==> flow/design.v <==
module cache(
    clk,
    proc_reset,
    proc_read,
    proc_write,
    proc_addr,
    proc_wdata,
    proc_stall,
    proc_rdata,
    mem_read,
    mem_write,
    mem_addr,
    mem_rdata,
    mem_wdata,
    mem_ready
);
    input          clk;
    input          proc_reset;
    input          proc_read, proc_write;
    input   [29:0] proc_addr;
    input   [31:0] proc_wdata;
    output 	reg        proc_stall;
    output  reg [31:0] proc_rdata;
    input  [127:0] mem_rdata;
    input          mem_ready;
    output   reg    mem_read, mem_write;
    output reg [27:0] mem_addr;
    output reg [127:0] mem_wdata;
    wire [1:0]read_and_write;
	assign read_and_write = {proc_read , proc_write};
	reg [127:0]block_0, block_1, block_2, block_3, block_4, block_5, block_6, block_7,block;
	reg [127:0]block_next_0, block_next_1, block_next_2, block_next_3, block_next_4, block_next_5, block_next_6, block_next_7, block_next;
	reg [7:0]dirty;
	reg [7:0]dirty_next;
	reg [7:0]valid;
	reg [7:0]valid_next;
	reg [24:0]tag_0, tag_1, tag_2, tag_3, tag_4, tag_5, tag_6, tag_7;
	reg [24:0]tag_next_0, tag_next_1, tag_next_2, tag_next_3, tag_next_4, tag_next_5, tag_next_6, tag_next_7;
	reg [31:0] block_to_read;
	reg [127:0]block_to_write;
	reg [24:0]tag;
	reg [1:0]block_offset;
	reg dirty_now;
	reg valid_now;
	reg [31:0] proc_wdata_place;
	reg [1:0] state, next_state;						 
	reg hit, stall;
	always@(*)							 
	begin
		case (proc_addr[4:2])
			3'b000:
				begin
					tag = tag_0;
					dirty_now = dirty[0];
					valid_now = valid[0];
					block = block_0;
				end
			3'b001:
				begin
					tag = tag_1;
					dirty_now = dirty[1];
					valid_now = valid[1];
					block = block_1;
				end
			3'b010:
				begin
					tag = tag_2;
					dirty_now = dirty[2];
					valid_now = valid[2];
					block = block_2;
				end
			3'b011:
				begin
					tag = tag_3;
					dirty_now = dirty[3];
					valid_now = valid[3];
					block = block_3;
				end
			3'b100:
				begin
					tag = tag_4;
					dirty_now = dirty[4];
					valid_now = valid[4];
					block = block_4;
				end
			3'b101:
				begin
					tag = tag_5;
					dirty_now = dirty[5];
					valid_now = valid[5];
					block = block_5;
				end
			3'b110:
				begin
					tag = tag_6;
					dirty_now = dirty[6];
					valid_now = valid[6];
					block = block_6;
				end
			3'b111:
				begin
					tag = tag_7;
					dirty_now = dirty[7];
					valid_now = valid[7];
					block = block_7;
				end
		endcase
	end
	always@(*)					 
	begin
		if (proc_read)
		begin
		case(proc_addr[1:0])
			2'b00:
				begin
					block_to_read = block[31:0];
				end
			2'b01:
				begin
					block_to_read = block[63:32];
				end
			2'b10:
				begin
					block_to_read = block[95:64];
				end
			2'b11:
				begin
					block_to_read = block[127:96];
				end
			endcase
		end
		else
		begin
			block_to_read = 32'b0;
		end
	end
	always@(*)					 
	begin
		if (proc_write)
		begin
			case (proc_addr[1:0])
			2'b00:
				begin
					block_to_write = {block[127:32], proc_wdata};
				end
			2'b01:
				begin
					block_to_write = {block[127:64], proc_wdata, block[31:0]};
				end
			2'b10:
				begin
					block_to_write = {block[127:96], proc_wdata, block[63:0]};
				end
			2'b11:
				begin
					block_to_write = {proc_wdata , block[95:0]};
				end
			endcase
		end
		else
		begin
			block_to_write = 128'd0;
		end
	end
	always@(*)					 
	begin
		if (valid_now && ~state[1] && ~state[0] && (proc_addr[29:5] == tag ))
			begin
				hit = 1'b1;
				stall = 1'b0;
			end
		else
			begin
				hit = 1'b0;
				stall = 1'b1;
			end
	end
	always@(*)					 
	begin
		case (state)
			2'b00:				 
				begin
					tag_next_0 = tag_0;
					tag_next_1 = tag_1;
					tag_next_2 = tag_2;
					tag_next_3 = tag_3;
					tag_next_4 = tag_4;
					tag_next_5 = tag_5;
					tag_next_6 = tag_6;
					tag_next_7 = tag_7;
					if (proc_write && hit)
						begin
							case(proc_addr[4:2])
								3'b000:
									begin
										valid_next = valid;
										dirty_next = dirty;
										valid_next[0] = 1'b1;
										dirty_next[0] = 1'b1;
										block_next_0 = block_to_write;
										block_next_1 = block_1;
										block_next_2 = block_2;
										block_next_3 = block_3;
										block_next_4 = block_4;
										block_next_5 = block_5;
										block_next_6 = block_6;
										block_next_7 = block_7;
									end
								3'b001:
									begin
										valid_next = valid;
										dirty_next = dirty;
										valid_next[1] = 1'b1;
										dirty_next[1] = 1'b1;
										block_next_0 = block_0;
										block_next_1 = block_to_write;
										block_next_2 = block_2;
										block_next_3 = block_3;
										block_next_4 = block_4;
										block_next_5 = block_5;
										block_next_6 = block_6;
										block_next_7 = block_7;
									end
								3'b010:
									begin
										valid_next = valid;
										dirty_next = dirty;
										valid_next[2] = 1'b1;
										dirty_next[2] = 1'b1;
										block_next_0 = block_0;
										block_next_1 = block_1;
										block_next_2 = block_to_write;
										block_next_3 = block_3;
										block_next_4 = block_4;
										block_next_5 = block_5;
										block_next_6 = block_6;
										block_next_7 = block_7;
									end
								3'b011:
									begin
										valid_next = valid;
										dirty_next = dirty;
										valid_next[3] = 1'b1;
										dirty_next[3] = 1'b1;
										block_next_0 = block_0;
										block_next_1 = block_1;
										block_next_2 = block_2;
										block_next_3 = block_to_write;
										block_next_4 = block_4;
										block_next_5 = block_5;
										block_next_6 = block_6;
										block_next_7 = block_7;
									end
								3'b100:
									begin
										valid_next = valid;
										dirty_next = dirty;
										valid_next[4] = 1'b1;
										dirty_next[4] = 1'b1;
										block_next_0 = block_0;
										block_next_1 = block_1;
										block_next_2 = block_2;
										block_next_3 = block_3;
										block_next_4 = block_to_write;
										block_next_5 = block_5;
										block_next_6 = block_6;
										block_next_7 = block_7;
									end
								3'b101:
									begin
										valid_next = valid;
										dirty_next = dirty;
										valid_next[5] = 1'b1;
										dirty_next[5] = 1'b1;
										block_next_0 = block_0;
										block_next_1 = block_1;
										block_next_2 = block_2;
										block_next_3 = block_3;
										block_next_4 = block_4;
										block_next_5 = block_to_write;
										block_next_6 = block_6;
										block_next_7 = block_7;
									end
								3'b110:
									begin
										valid_next = valid;
										dirty_next = dirty;
										valid_next[6] = 1'b1;
										dirty_next[6] = 1'b1;
										block_next_0 = block_0;
										block_next_1 = block_1;
										block_next_2 = block_2;
										block_next_3 = block_3;
										block_next_4 = block_4;
										block_next_5 = block_5;
										block_next_6 = block_to_write;
										block_next_7 = block_7;
									end
								3'b111:
									begin
										valid_next = valid;
										dirty_next = dirty;
										valid_next[7] = 1'b1;
										dirty_next[7] = 1'b1;
										block_next_0 = block_0;
										block_next_1 = block_1;
										block_next_2 = block_2;
										block_next_3 = block_3;
										block_next_4 = block_4;
										block_next_5 = block_5;
										block_next_6 = block_6;
										block_next_7 = block_to_write;
									end
								endcase
						end
					else
						begin
							valid_next = valid;
							dirty_next = dirty;
							block_next_0 = block_0;
							block_next_1 = block_1;
							block_next_2 = block_2;
							block_next_3 = block_3;
							block_next_4 = block_4;
							block_next_5 = block_5;
							block_next_6 = block_6;
							block_next_7 = block_7;
						end
				end
			2'b01:					 
				begin
					valid_next = valid;
					dirty_next = dirty;				
					tag_next_0 = tag_0;
					tag_next_1 = tag_1;
					tag_next_2 = tag_2;
					tag_next_3 = tag_3;
					tag_next_4 = tag_4;
					tag_next_5 = tag_5;
					tag_next_6 = tag_6;
					tag_next_7 = tag_7;
					block_next_0 = block_0;
					block_next_1 = block_1;
					block_next_2 = block_2;
					block_next_3 = block_3;
					block_next_4 = block_4;
					block_next_5 = block_5;
					block_next_6 = block_6;
					block_next_7 = block_7;
				end
			2'b10:			 
				begin
					case (proc_addr[4:2])
						3'b000:
							begin
							valid_next = valid;
							dirty_next = dirty;
							valid_next[0] = 1'b1;
							dirty_next[0] = 1'b0;
							tag_next_0 = proc_addr[29:5];
							tag_next_1 = tag_1;
							tag_next_2 = tag_2;
							tag_next_3 = tag_3;
							tag_next_4 = tag_4;
							tag_next_5 = tag_5;
							tag_next_6 = tag_6;
							tag_next_7 = tag_7;
							block_next_0 = mem_rdata;
							block_next_1 = block_1;
							block_next_2 = block_2;
							block_next_3 = block_3;
							block_next_4 = block_4;
							block_next_5 = block_5;
							block_next_6 = block_6;
							block_next_7 = block_7;
							end
						3'b001:
							begin
							valid_next = valid;
							dirty_next = dirty;
							valid_next[1] = 1'b1;
							dirty_next[1] = 1'b0;
							tag_next_0 = tag_0;
							tag_next_1 = proc_addr[29:5];
							tag_next_2 = tag_2;
							tag_next_3 = tag_3;
							tag_next_4 = tag_4;
							tag_next_5 = tag_5;
							tag_next_6 = tag_6;
							tag_next_7 = tag_7;
							block_next_0 = block_0;
							block_next_1 = mem_rdata;
							block_next_2 = block_2;
							block_next_3 = block_3;
							block_next_4 = block_4;
							block_next_5 = block_5;
							block_next_6 = block_6;
							block_next_7 = block_7;	
							end
						3'b010:
							begin
							valid_next = valid;
							dirty_next = dirty;
							valid_next[2] = 1'b1;
							dirty_next[2] = 1'b0;
							tag_next_0 = tag_0;
							tag_next_1 = tag_1;
							tag_next_2 = proc_addr[29:5];
							tag_next_3 = tag_3;
							tag_next_4 = tag_4;
							tag_next_5 = tag_5;
							tag_next_6 = tag_6;
							tag_next_7 = tag_7;
							block_next_0 = block_0;
							block_next_1 = block_1;
							block_next_2 = mem_rdata;
							block_next_3 = block_3;
							block_next_4 = block_4;
							block_next_5 = block_5;
							block_next_6 = block_6;
							block_next_7 = block_7;	
							end
						3'b011:
							begin
							valid_next = valid;
							dirty_next = dirty;
							valid_next[3] = 1'b1;
							dirty_next[3] = 1'b0;
							tag_next_0 = tag_0;
							tag_next_1 = tag_1;
							tag_next_2 = tag_2;
							tag_next_3 = proc_addr[29:5];
							tag_next_4 = tag_4;
							tag_next_5 = tag_5;
							tag_next_6 = tag_6;
							tag_next_7 = tag_7;
							block_next_0 = block_0;
							block_next_1 = block_1;
							block_next_2 = block_2;
							block_next_3 = mem_rdata;
							block_next_4 = block_4;
							block_next_5 = block_5;
							block_next_6 = block_6;
							block_next_7 = block_7;	
							end
						3'b100:
							begin
							valid_next = valid;
							dirty_next = dirty;
							valid_next[4] = 1'b1;
							dirty_next[4] = 1'b0;
							tag_next_0 = tag_0;
							tag_next_1 = tag_1;
							tag_next_2 = tag_2;
							tag_next_3 = tag_3;
							tag_next_4 = proc_addr[29:5];
							tag_next_5 = tag_5;
							tag_next_6 = tag_6;
							tag_next_7 = tag_7;
							block_next_0 = block_0;
							block_next_1 = block_1;
							block_next_2 = block_2;
							block_next_3 = block_3;
							block_next_4 = mem_rdata;
							block_next_5 = block_5;
							block_next_6 = block_6;
							block_next_7 = block_7;	
							end
						3'b101:
							begin
							valid_next = valid;
							dirty_next = dirty;
							valid_next[5] = 1'b1;
							dirty_next[5] = 1'b0;
							tag_next_0 = tag_0;
							tag_next_1 = tag_1;
							tag_next_2 = tag_2;
							tag_next_3 = tag_3;
							tag_next_4 = tag_4;
							tag_next_5 = proc_addr[29:5];
							tag_next_6 = tag_6;
							tag_next_7 = tag_7;
							block_next_0 = block_0;
							block_next_1 = block_1;
							block_next_2 = block_2;
							block_next_3 = block_3;
							block_next_4 = block_4;
							block_next_5 = mem_rdata;
							block_next_6 = block_6;
							block_next_7 = block_7;	
							end
						3'b110:
							begin
							valid_next = valid;
							dirty_next = dirty;
							valid_next[6] = 1'b1;
							dirty_next[6] = 1'b0;
							tag_next_0 = tag_0;
							tag_next_1 = tag_1;
							tag_next_2 = tag_2;
							tag_next_3 = tag_3;
							tag_next_4 = tag_4;
							tag_next_5 = tag_5;
							tag_next_6 = proc_addr[29:5];
							tag_next_7 = tag_7;
							block_next_0 = block_0;
							block_next_1 = block_1;
							block_next_2 = block_2;
							block_next_3 = block_3;
							block_next_4 = block_4;
							block_next_5 = block_5;
							block_next_6 = mem_rdata;
							block_next_7 = block_7;	
							end
						3'b111:
							begin
							valid_next = valid;
							dirty_next = dirty;
							valid_next[7] = 1'b1;
							dirty_next[7] = 1'b0;
							tag_next_0 = tag_0;
							tag_next_1 = tag_1;
							tag_next_2 = tag_2;
							tag_next_3 = tag_3;
							tag_next_4 = tag_4;
							tag_next_5 = tag_5;
							tag_next_6 = tag_6;
							tag_next_7 = proc_addr[29:5];
							block_next_0 = block_0;
							block_next_1 = block_1;
							block_next_2 = block_2;
							block_next_3 = block_3;
							block_next_4 = block_4;
							block_next_5 = block_5;
							block_next_6 = block_6;
							block_next_7 = mem_rdata;					
							end
					endcase
				end
			2'b11:					 
				begin
					valid_next = valid;
					dirty_next = dirty;				
					tag_next_0 = tag_0;
					tag_next_1 = tag_1;
					tag_next_2 = tag_2;
					tag_next_3 = tag_3;
					tag_next_4 = tag_4;
					tag_next_5 = tag_5;
					tag_next_6 = tag_6;
					tag_next_7 = tag_7;
					block_next_0 = block_0;
					block_next_1 = block_1;
					block_next_2 = block_2;
					block_next_3 = block_3;
					block_next_4 = block_4;
					block_next_5 = block_5;
					block_next_6 = block_6;
					block_next_7 = block_7;
				end
			endcase	
	end
	always@(*)					 
	begin
		case(state)
			2'b00:				 
				begin
					proc_stall = stall;
					mem_read = 1'b0;
					mem_write= 1'b0;
					mem_addr = 28'b0;
					mem_wdata= 128'b0;
					if (proc_read && hit)
						begin
							proc_rdata = block_to_read;
						end
					else
						begin
							proc_rdata = 32'b0;
						end
				end
			2'b01:				 
				begin
					proc_stall = 1'b1;
					proc_rdata = 32'b0;
					mem_read = 1'b0;
					mem_write= 1'b1;
					mem_addr = {tag , proc_addr[4:2]};
					mem_wdata= block;
				end
			2'b10:				 
				begin
					proc_stall = 1'b1;
					proc_rdata = 32'b0;
					mem_read = 1'b1;
					mem_write= 1'b0;
					mem_addr = proc_addr[29:2];					
					mem_wdata=128'b0;
				end
			2'b11:
				begin
					proc_stall = 1'b1;
					proc_rdata = 32'b0;
					mem_read = 1'b1;
					mem_write= 1'b0;
					mem_addr = proc_addr[29:2];					
					mem_wdata=128'b0;
				end
		endcase
	end
	always@(*)						 
	begin
		case(state)
			2'b00:					 
				begin
					if (hit)
						begin
							next_state = 2'b00;
						end
					else if (dirty_now)
						begin
							next_state = 2'b01;
						end
					else
						begin
							next_state = 2'b10;
						end
				end
			2'b01:					 
				begin
					if (mem_ready)
						begin
						next_state = 2'b10;
						end
					else
						begin
						next_state = 2'b01;
						end
				end
			2'b10:					 
				begin
					if (mem_ready)
						begin
							next_state = 2'b00;
						end
					else
						begin
							next_state = 2'b10;
						end
				end
			2'b11:
				begin
					next_state = 2'b11;
				end
			endcase
	end
always@( posedge clk or posedge proc_reset ) begin
    if( proc_reset ) begin
			state <= 2'b00;
			block_0 <= 128'b0;
			block_1 <= 128'b0;
			block_2 <= 128'b0;
			block_3 <= 128'b0;
			block_4 <= 128'b0;
			block_5 <= 128'b0;
			block_6 <= 128'b0;
			block_7 <= 128'b0;
			valid <= 8'd0;
			dirty <= 8'd0;
			tag_0 <= 25'd0;
			tag_1 <= 25'd0;
			tag_2 <= 25'd0;
			tag_3 <= 25'd0;
			tag_4 <= 25'd0;
			tag_5 <= 25'd0;
			tag_6 <= 25'd0;
			tag_7 <= 25'd0;
    end
    else begin
		valid <= valid_next;
		dirty <= dirty_next;
		tag_0 <= tag_next_0;
		tag_1 <= tag_next_1;
		tag_2 <= tag_next_2;
		tag_3 <= tag_next_3;
		tag_4 <= tag_next_4;
		tag_5 <= tag_next_5;
		tag_6 <= tag_next_6;
		tag_7 <= tag_next_7;
		state <= next_state;
		block_0 <= block_next_0;
		block_1 <= block_next_1;
		block_2 <= block_next_2;
		block_3 <= block_next_3;
		block_4 <= block_next_4;
		block_5 <= block_next_5;
		block_6 <= block_next_6;
		block_7 <= block_next_7;
    end
end
endmodule
==> Reports on cache <==
The steps from the RTL of cache to its reports follow in flow order.
Lines are those of the file above, counted from 1.
Library cell names are shortened.
{ "setup": {"top_module": "cache", "clock": "clk", "cell_library": "sky130hd", "corner": "tt_025C_1v80"} }

==> Elaborated design <==
Counts by Yosys on the flattened word-level netlist (proc, flatten, opt, wreduce; memories kept). Register bits leave out memories and registers merged into their read ports (data or address). Print and check cells are left out. Cells with the same type and inputs are merged into one.
{ "word_totals": {"ff_bits": 1242, "inputBits": 195} }
{ "classes": {"equal": 31, "mux": 98, "bitwise": 4, "reduce_logical": 39} }
{ "ops": {"columns": ["cell", "n"], "rows": [
  ["2-to-1 mux 128 bit", 25],
  ["case mux 128 bit (select 2 bit)", 9],
  ["case mux 128 bit (select 8 bit)", 1],
  ["case mux 128 bit (select 4 bit)", 1],
  ["2-to-1 mux 25 bit", 16],
  ["case mux 25 bit (select 8 bit)", 1],
  ["case mux 32 bit (select 4 bit)", 1],
  ["case mux 28 bit (select 3 bit)", 1],
  ["case mux 32 bit (select 2 bit)", 1],
  ["2-to-1 mux 32 bit", 2],
  ["OR reduction 7 bit", 8],
  ["!= test 2 bit (second input constant)", 17],
  ["AND reduction 4 bit", 8],
  ["case mux 8 bit (select 2 bit)", 2],
  ["== test 25 bit", 1],
  ["case mux 1 bit (select 2 bit)", 11],
  ["AND reduction 2 bit", 9],
  ["2-to-1 mux 1 bit", 18],
  ["case mux 1 bit (select 8 bit)", 2],
  ["2-to-1 mux 8 bit", 2],
  ["== test 3 bit (second input constant)", 4],
  ["OR reduction 3 bit", 3],
  ["== test 2 bit (second input constant)", 4],
  ["case mux 2 bit (select 4 bit)", 1],
  ["2-to-1 mux 2 bit", 4],
  ["OR reduction 2 bit", 3],
  ["== test 3 x 2 -> 1 bit (second input constant)", 2],
  ["logical AND 1 bit", 5]
]} }
Other operator kinds: 5; their cells: 10.

==> Logic depth <==
Longest topological path by Yosys (ltp), each cell counted once; first at word level (registers and memories cut), then after technology mapping (sequential cells cut; the memories' decode and read muxes count).
{ "depth": {"ltp_word": 9, "abc_area": 0, "mapped_depth": 15, "mapped_depth_nobuf": 9} }

==> After synthesis <==
Yosys stat after the flow's synthesis: flattened, memories mapped to cells. It holds for the ABC_AREA given above (unset counts as 0); a run with the other value may have another netlist.
The area totals of this step are shown rounded.
{ "mapped": {"cells": 5074, "mapped_area_um2": 61000, "ffs": 1242, "buffers": 431} }
{ "types": {"columns": ["cell_type", "n", "type_area_um2"], "rows": [
  ["dfrtp_1", 1242, 3.11E+04],
  ["mux2_2", 943, 1.06E+04],
  ["mux2_1", 316, 3.56E+03],
  ["mux2i_1", 202, 2.02E+03],
  ["o21ai_0", 343, 1.72E+03],
  ["nor2_1", 355, 1.33E+03],
  ["a21oi_1", 246, 1.23E+03],
  ["mux4_2", 48, 1.08E+03],
  ["nand2_1", 256, 960.922],
  ["o22ai_1", 130, 813.28],
  ["clkbuf_1", 216, 810.778],
  ["buf_4", 76, 570.547],
  ["a221oi_1", 64, 560.538],
  ["nor3_1", 86, 430.413],
  ["nor2b_1", 64, 400.384],
  ["a22o_1", 40, 350.336],
  ["buf_2", 70, 350.336],
  ["buf_6", 30, 337.824]
]} }
Other cell types: 52; their cells: 347.

==> Timing after synthesis <==
Source: OpenSTA report_checks on the synthesized netlist (no wires, ideal clock, input and output delay 20% of the period each), path of least setup slack; recovery checks are left aside. Register names are those of the netlist, which keeps one name where synthesis merged equal registers.
{ "synth_path": {"kind": "input-to-output", "startpoint": "input port proc_addr[4]", "endpoint": "output port proc_rdata[11]", "period_ps": 10000, "input_delay_ps": 2000, "out_delay_ps": 2000, "arrival_ps": 4541, "path_slack_ps": 3459, "path_delay_ps": 2541, "stages": 12, "path_buffers": 4, "period_less_setup_slack_ps": 6541} }
"path_delay_ps" is the arrival time less input delay plus setup time.
A path that ends at an output port has no setup time.
"stages" counts driving pins, that of a launching flip-flop among them; a cell with two outputs on the path counts twice.
"period_less_setup_slack_ps" = period - worst setup slack (recovery checks aside). The figure is calculated, with input and output delays left at 20% of the set period.
The rows between start and end are the longest chain of elaborated cells between them; the timing report does not say that the signal goes this way. Where chains are equally long, one stands for them.
Each line given opens the expression or statement behind the cell; cells for indexed reads and writes are added by Yosys, which also makes memories of some case tables.
{ "synth_via": {"cell_sequence": "buf_4 -> or3_1 -> buf_2 -> buf_2 -> o22ai_1 -> xor2_1 -> nand4_1 -> nor4_2 -> and4_1 -> nand3_1 -> clkbuf_1 -> a211oi_1", "elab_chain_len": 9} }
{ "synth_rtl": {"columns": ["item", "line", "rtl"], "rows": [
  ["from (decl)", 20, "input   [29:0] proc_addr;"],
  ["== test 3 bit", 50, "case (proc_addr[4:2])"],
  ["case mux 1 bit (select 8 bit)", 50, null],
  ["logical AND 1 bit x3", 167, "if (valid_now && ~state[1] && ~state[0] && (proc_addr[29:5] == tag ))"],
  ["2-to-1 mux 1 bit", 167, null],
  ["logical AND 1 bit", 573, "if (proc_read && hit)"],
  ["2-to-1 mux 32 bit", 573, null],
  ["case mux 32 bit (select 2 bit)", 565, "case(state)"],
  ["to (decl)", 23, "output  reg [31:0] proc_rdata;"]
]} }

==> Path in the finished layout <==
Path of least setup slack in the final report of run A (OpenROAD, finished layout, wires in). Where an end is a register, its clock arrival counts in the times.
The path's times are printed in steps of 10 ps; the period is the one set.
{ "layout_path": {"kind": "input-to-output", "startpoint": "input port proc_addr[2]", "endpoint": "output port proc_rdata[7]", "period_ps": 8690, "input_delay_ps": 1740, "out_delay_ps": 1740, "arrival_ps": 6030, "path_slack_ps": 920, "stages": 12, "path_buffers": 3} }
The rows between start and end are the longest chain of elaborated cells between them; the timing report does not say that the signal goes this way. Where chains are equally long, one stands for them.
{ "layout_via": {"cell_sequence": "buf_8 -> or3_4 -> nor2_1 -> a2111oi_0 -> nand4_1 -> nor4_1 -> and3_1 -> and4_1 -> nand3_2 -> buf_4 -> a211oi_1 -> clkdlybuf4s50_1", "elab_chain_len": 9} }
{ "layout_rtl": {"columns": ["item", "line", "rtl"], "rows": [
  ["from (decl)", 20, "input   [29:0] proc_addr;"],
  ["== test 3 bit", 50, "case (proc_addr[4:2])"],
  ["case mux 1 bit (select 8 bit)", 50, null],
  ["logical AND 1 bit x3", 167, "if (valid_now && ~state[1] && ~state[0] && (proc_addr[29:5] == tag ))"],
  ["2-to-1 mux 1 bit", 167, null],
  ["logical AND 1 bit", 573, "if (proc_read && hit)"],
  ["2-to-1 mux 32 bit", 573, null],
  ["case mux 32 bit (select 2 bit)", 565, "case(state)"],
  ["to (decl)", 23, "output  reg [31:0] proc_rdata;"]
]} }

Add stored flow runs of cache

Module cache, platform sky130hd: 6 stored runs of the flow (Yosys, OpenROAD) with differing settings, in no particular order. Input and output delays are each 20% of the period that was set; the output load is 0.01 pF.
"period_less_ws_ps" is the run's clock period less its worst setup slack. It is reckoned from that one timing run; input and output delays stay at 20% of the period that was set.
"timing.worst_path_ps": the worst setup path's part of the clock period (all of it between registers, 20% less for each end at a port) less its slack. A launch clock that arrives late makes it longer, a capture clock that arrives late makes it shorter.
By "power_mw" is meant OpenSTA's value without simulated activity: inputs other than the clock are taken to toggle once in ten clock periods, and the tool carries that through the logic.
"timing.worst_path_ps" is given in steps of 10 ps.
Values from the reports are rounded here.
[
  {
    "run": "run A",
    "settings": { "CORE_UTILIZATION": 30, "PLACE_DENSITY": 0.5, "SETUP_SLACK_MARGIN": 0.6, "period_ns": 8.69, "CAP_MARGIN": 20, "CORE_MARGIN": 2, "SLEW_MARGIN": 20 },
    "results": { "power_mw": 24, "period_less_ws_ps": 7770, "utilization_frac": 0.36, "die_area_um2": 210000, "timing.worst_path_ps": 4290, "path_kind": "input-to-output", "final_stdcell_area_um2": 73000, "timing.setup.ws_ps": 920, "timing.setup.tns_ps": 0, "final_hold_ws_ps": 470, "synthesis_area_um2": 61000 }
  },
  {
    "run": "run B",
    "settings": { "CELL_PAD_IN_SITES_DETAIL_PLACEMENT": 1, "CELL_PAD_IN_SITES_GLOBAL_PLACEMENT": 2, "CORE_MARGIN": 8, "CORE_UTILIZATION": 67, "GPL_ROUTABILITY_DRIVEN": 0, "MIN_ROUTING_LAYER": "met2", "PLACE_DENSITY_LB_ADDON": 0.15, "SETUP_SLACK_MARGIN": 1.68, "period_ns": 11.1, "CAP_MARGIN": 20, "SLEW_MARGIN": 20 },
    "outcome": "incomplete, placement halted on FLW-0024"
  },
  {
    "run": "run C",
    "settings": { "CORE_UTILIZATION": 30, "PLACE_DENSITY": 0.5, "period_ns": 8.52, "CAP_MARGIN": 20, "CORE_MARGIN": 2, "SLEW_MARGIN": 20 },
    "results": { "power_mw": 24, "period_less_ws_ps": 7623, "utilization_frac": 0.36, "die_area_um2": 210000, "timing.worst_path_ps": 4210, "path_kind": "input-to-output", "final_stdcell_area_um2": 73000, "timing.setup.ws_ps": 900, "timing.setup.tns_ps": 0, "final_hold_ws_ps": 470, "synthesis_area_um2": 61000 }
  },
  {
    "run": "run D",
    "settings": { "CAP_MARGIN": 30, "CELL_PAD_IN_SITES_DETAIL_PLACEMENT": 0, "CORE_MARGIN": 3, "CORE_UTILIZATION": 27, "CTS_CLUSTER_DIAMETER": 384, "GPL_ROUTABILITY_DRIVEN": 0, "MAX_ROUTING_LAYER": "met4", "PLACE_DENSITY": 0.79, "SETUP_SLACK_MARGIN": 0.36, "period_ns": 4.89, "SLEW_MARGIN": 20 },
    "results": { "power_mw": 45, "period_less_ws_ps": 4928, "utilization_frac": 0.36, "die_area_um2": 230000, "timing.worst_path_ps": 2970, "path_kind": "input-to-output", "final_stdcell_area_um2": 80000, "timing.setup.ws_ps": -38, "timing.setup.tns_ps": -38, "final_hold_ws_ps": 470, "synthesis_area_um2": 61000 }
  },
  {
    "run": "run E",
    "settings": { "ABC_AREA": 1, "CELL_PAD_IN_SITES_DETAIL_PLACEMENT": 2, "CORE_UTILIZATION": 30, "CTS_CLUSTER_SIZE": 85, "GPL_ROUTABILITY_DRIVEN": 0, "MAX_ROUTING_LAYER": "met4", "PLACE_DENSITY": 0.5, "period_ns": 10.0, "CAP_MARGIN": 20, "CORE_MARGIN": 2, "SLEW_MARGIN": 20 },
    "results": { "power_mw": 22, "period_less_ws_ps": 8697, "utilization_frac": 0.36, "die_area_um2": 210000, "timing.worst_path_ps": 4700, "path_kind": "input-to-output", "final_stdcell_area_um2": 74000, "timing.setup.ws_ps": 1300, "timing.setup.tns_ps": 0, "final_hold_ws_ps": 470, "synthesis_area_um2": 62000 }
  },
  {
    "run": "run F",
    "settings": { "CAP_MARGIN": 30, "CELL_PAD_IN_SITES_DETAIL_PLACEMENT": 0, "CELL_PAD_IN_SITES_GLOBAL_PLACEMENT": 3, "CORE_UTILIZATION": 26, "CTS_CLUSTER_DIAMETER": 136, "CTS_CLUSTER_SIZE": 98, "GPL_ROUTABILITY_DRIVEN": 1, "PLACE_DENSITY_LB_ADDON": 0.08, "SETUP_SLACK_MARGIN": -1.1, "TNS_END_PERCENT": 55, "period_ns": 14.1, "CORE_MARGIN": 2, "SLEW_MARGIN": 20 },
    "results": { "power_mw": 13, "period_less_ws_ps": 11105, "utilization_frac": 0.3, "die_area_um2": 240000, "timing.worst_path_ps": 5470, "path_kind": "input-to-output", "final_stdcell_area_um2": 70000, "timing.setup.ws_ps": 3000, "timing.setup.tns_ps": 0, "final_hold_ws_ps": 500, "synthesis_area_um2": 61000 }
  }
]
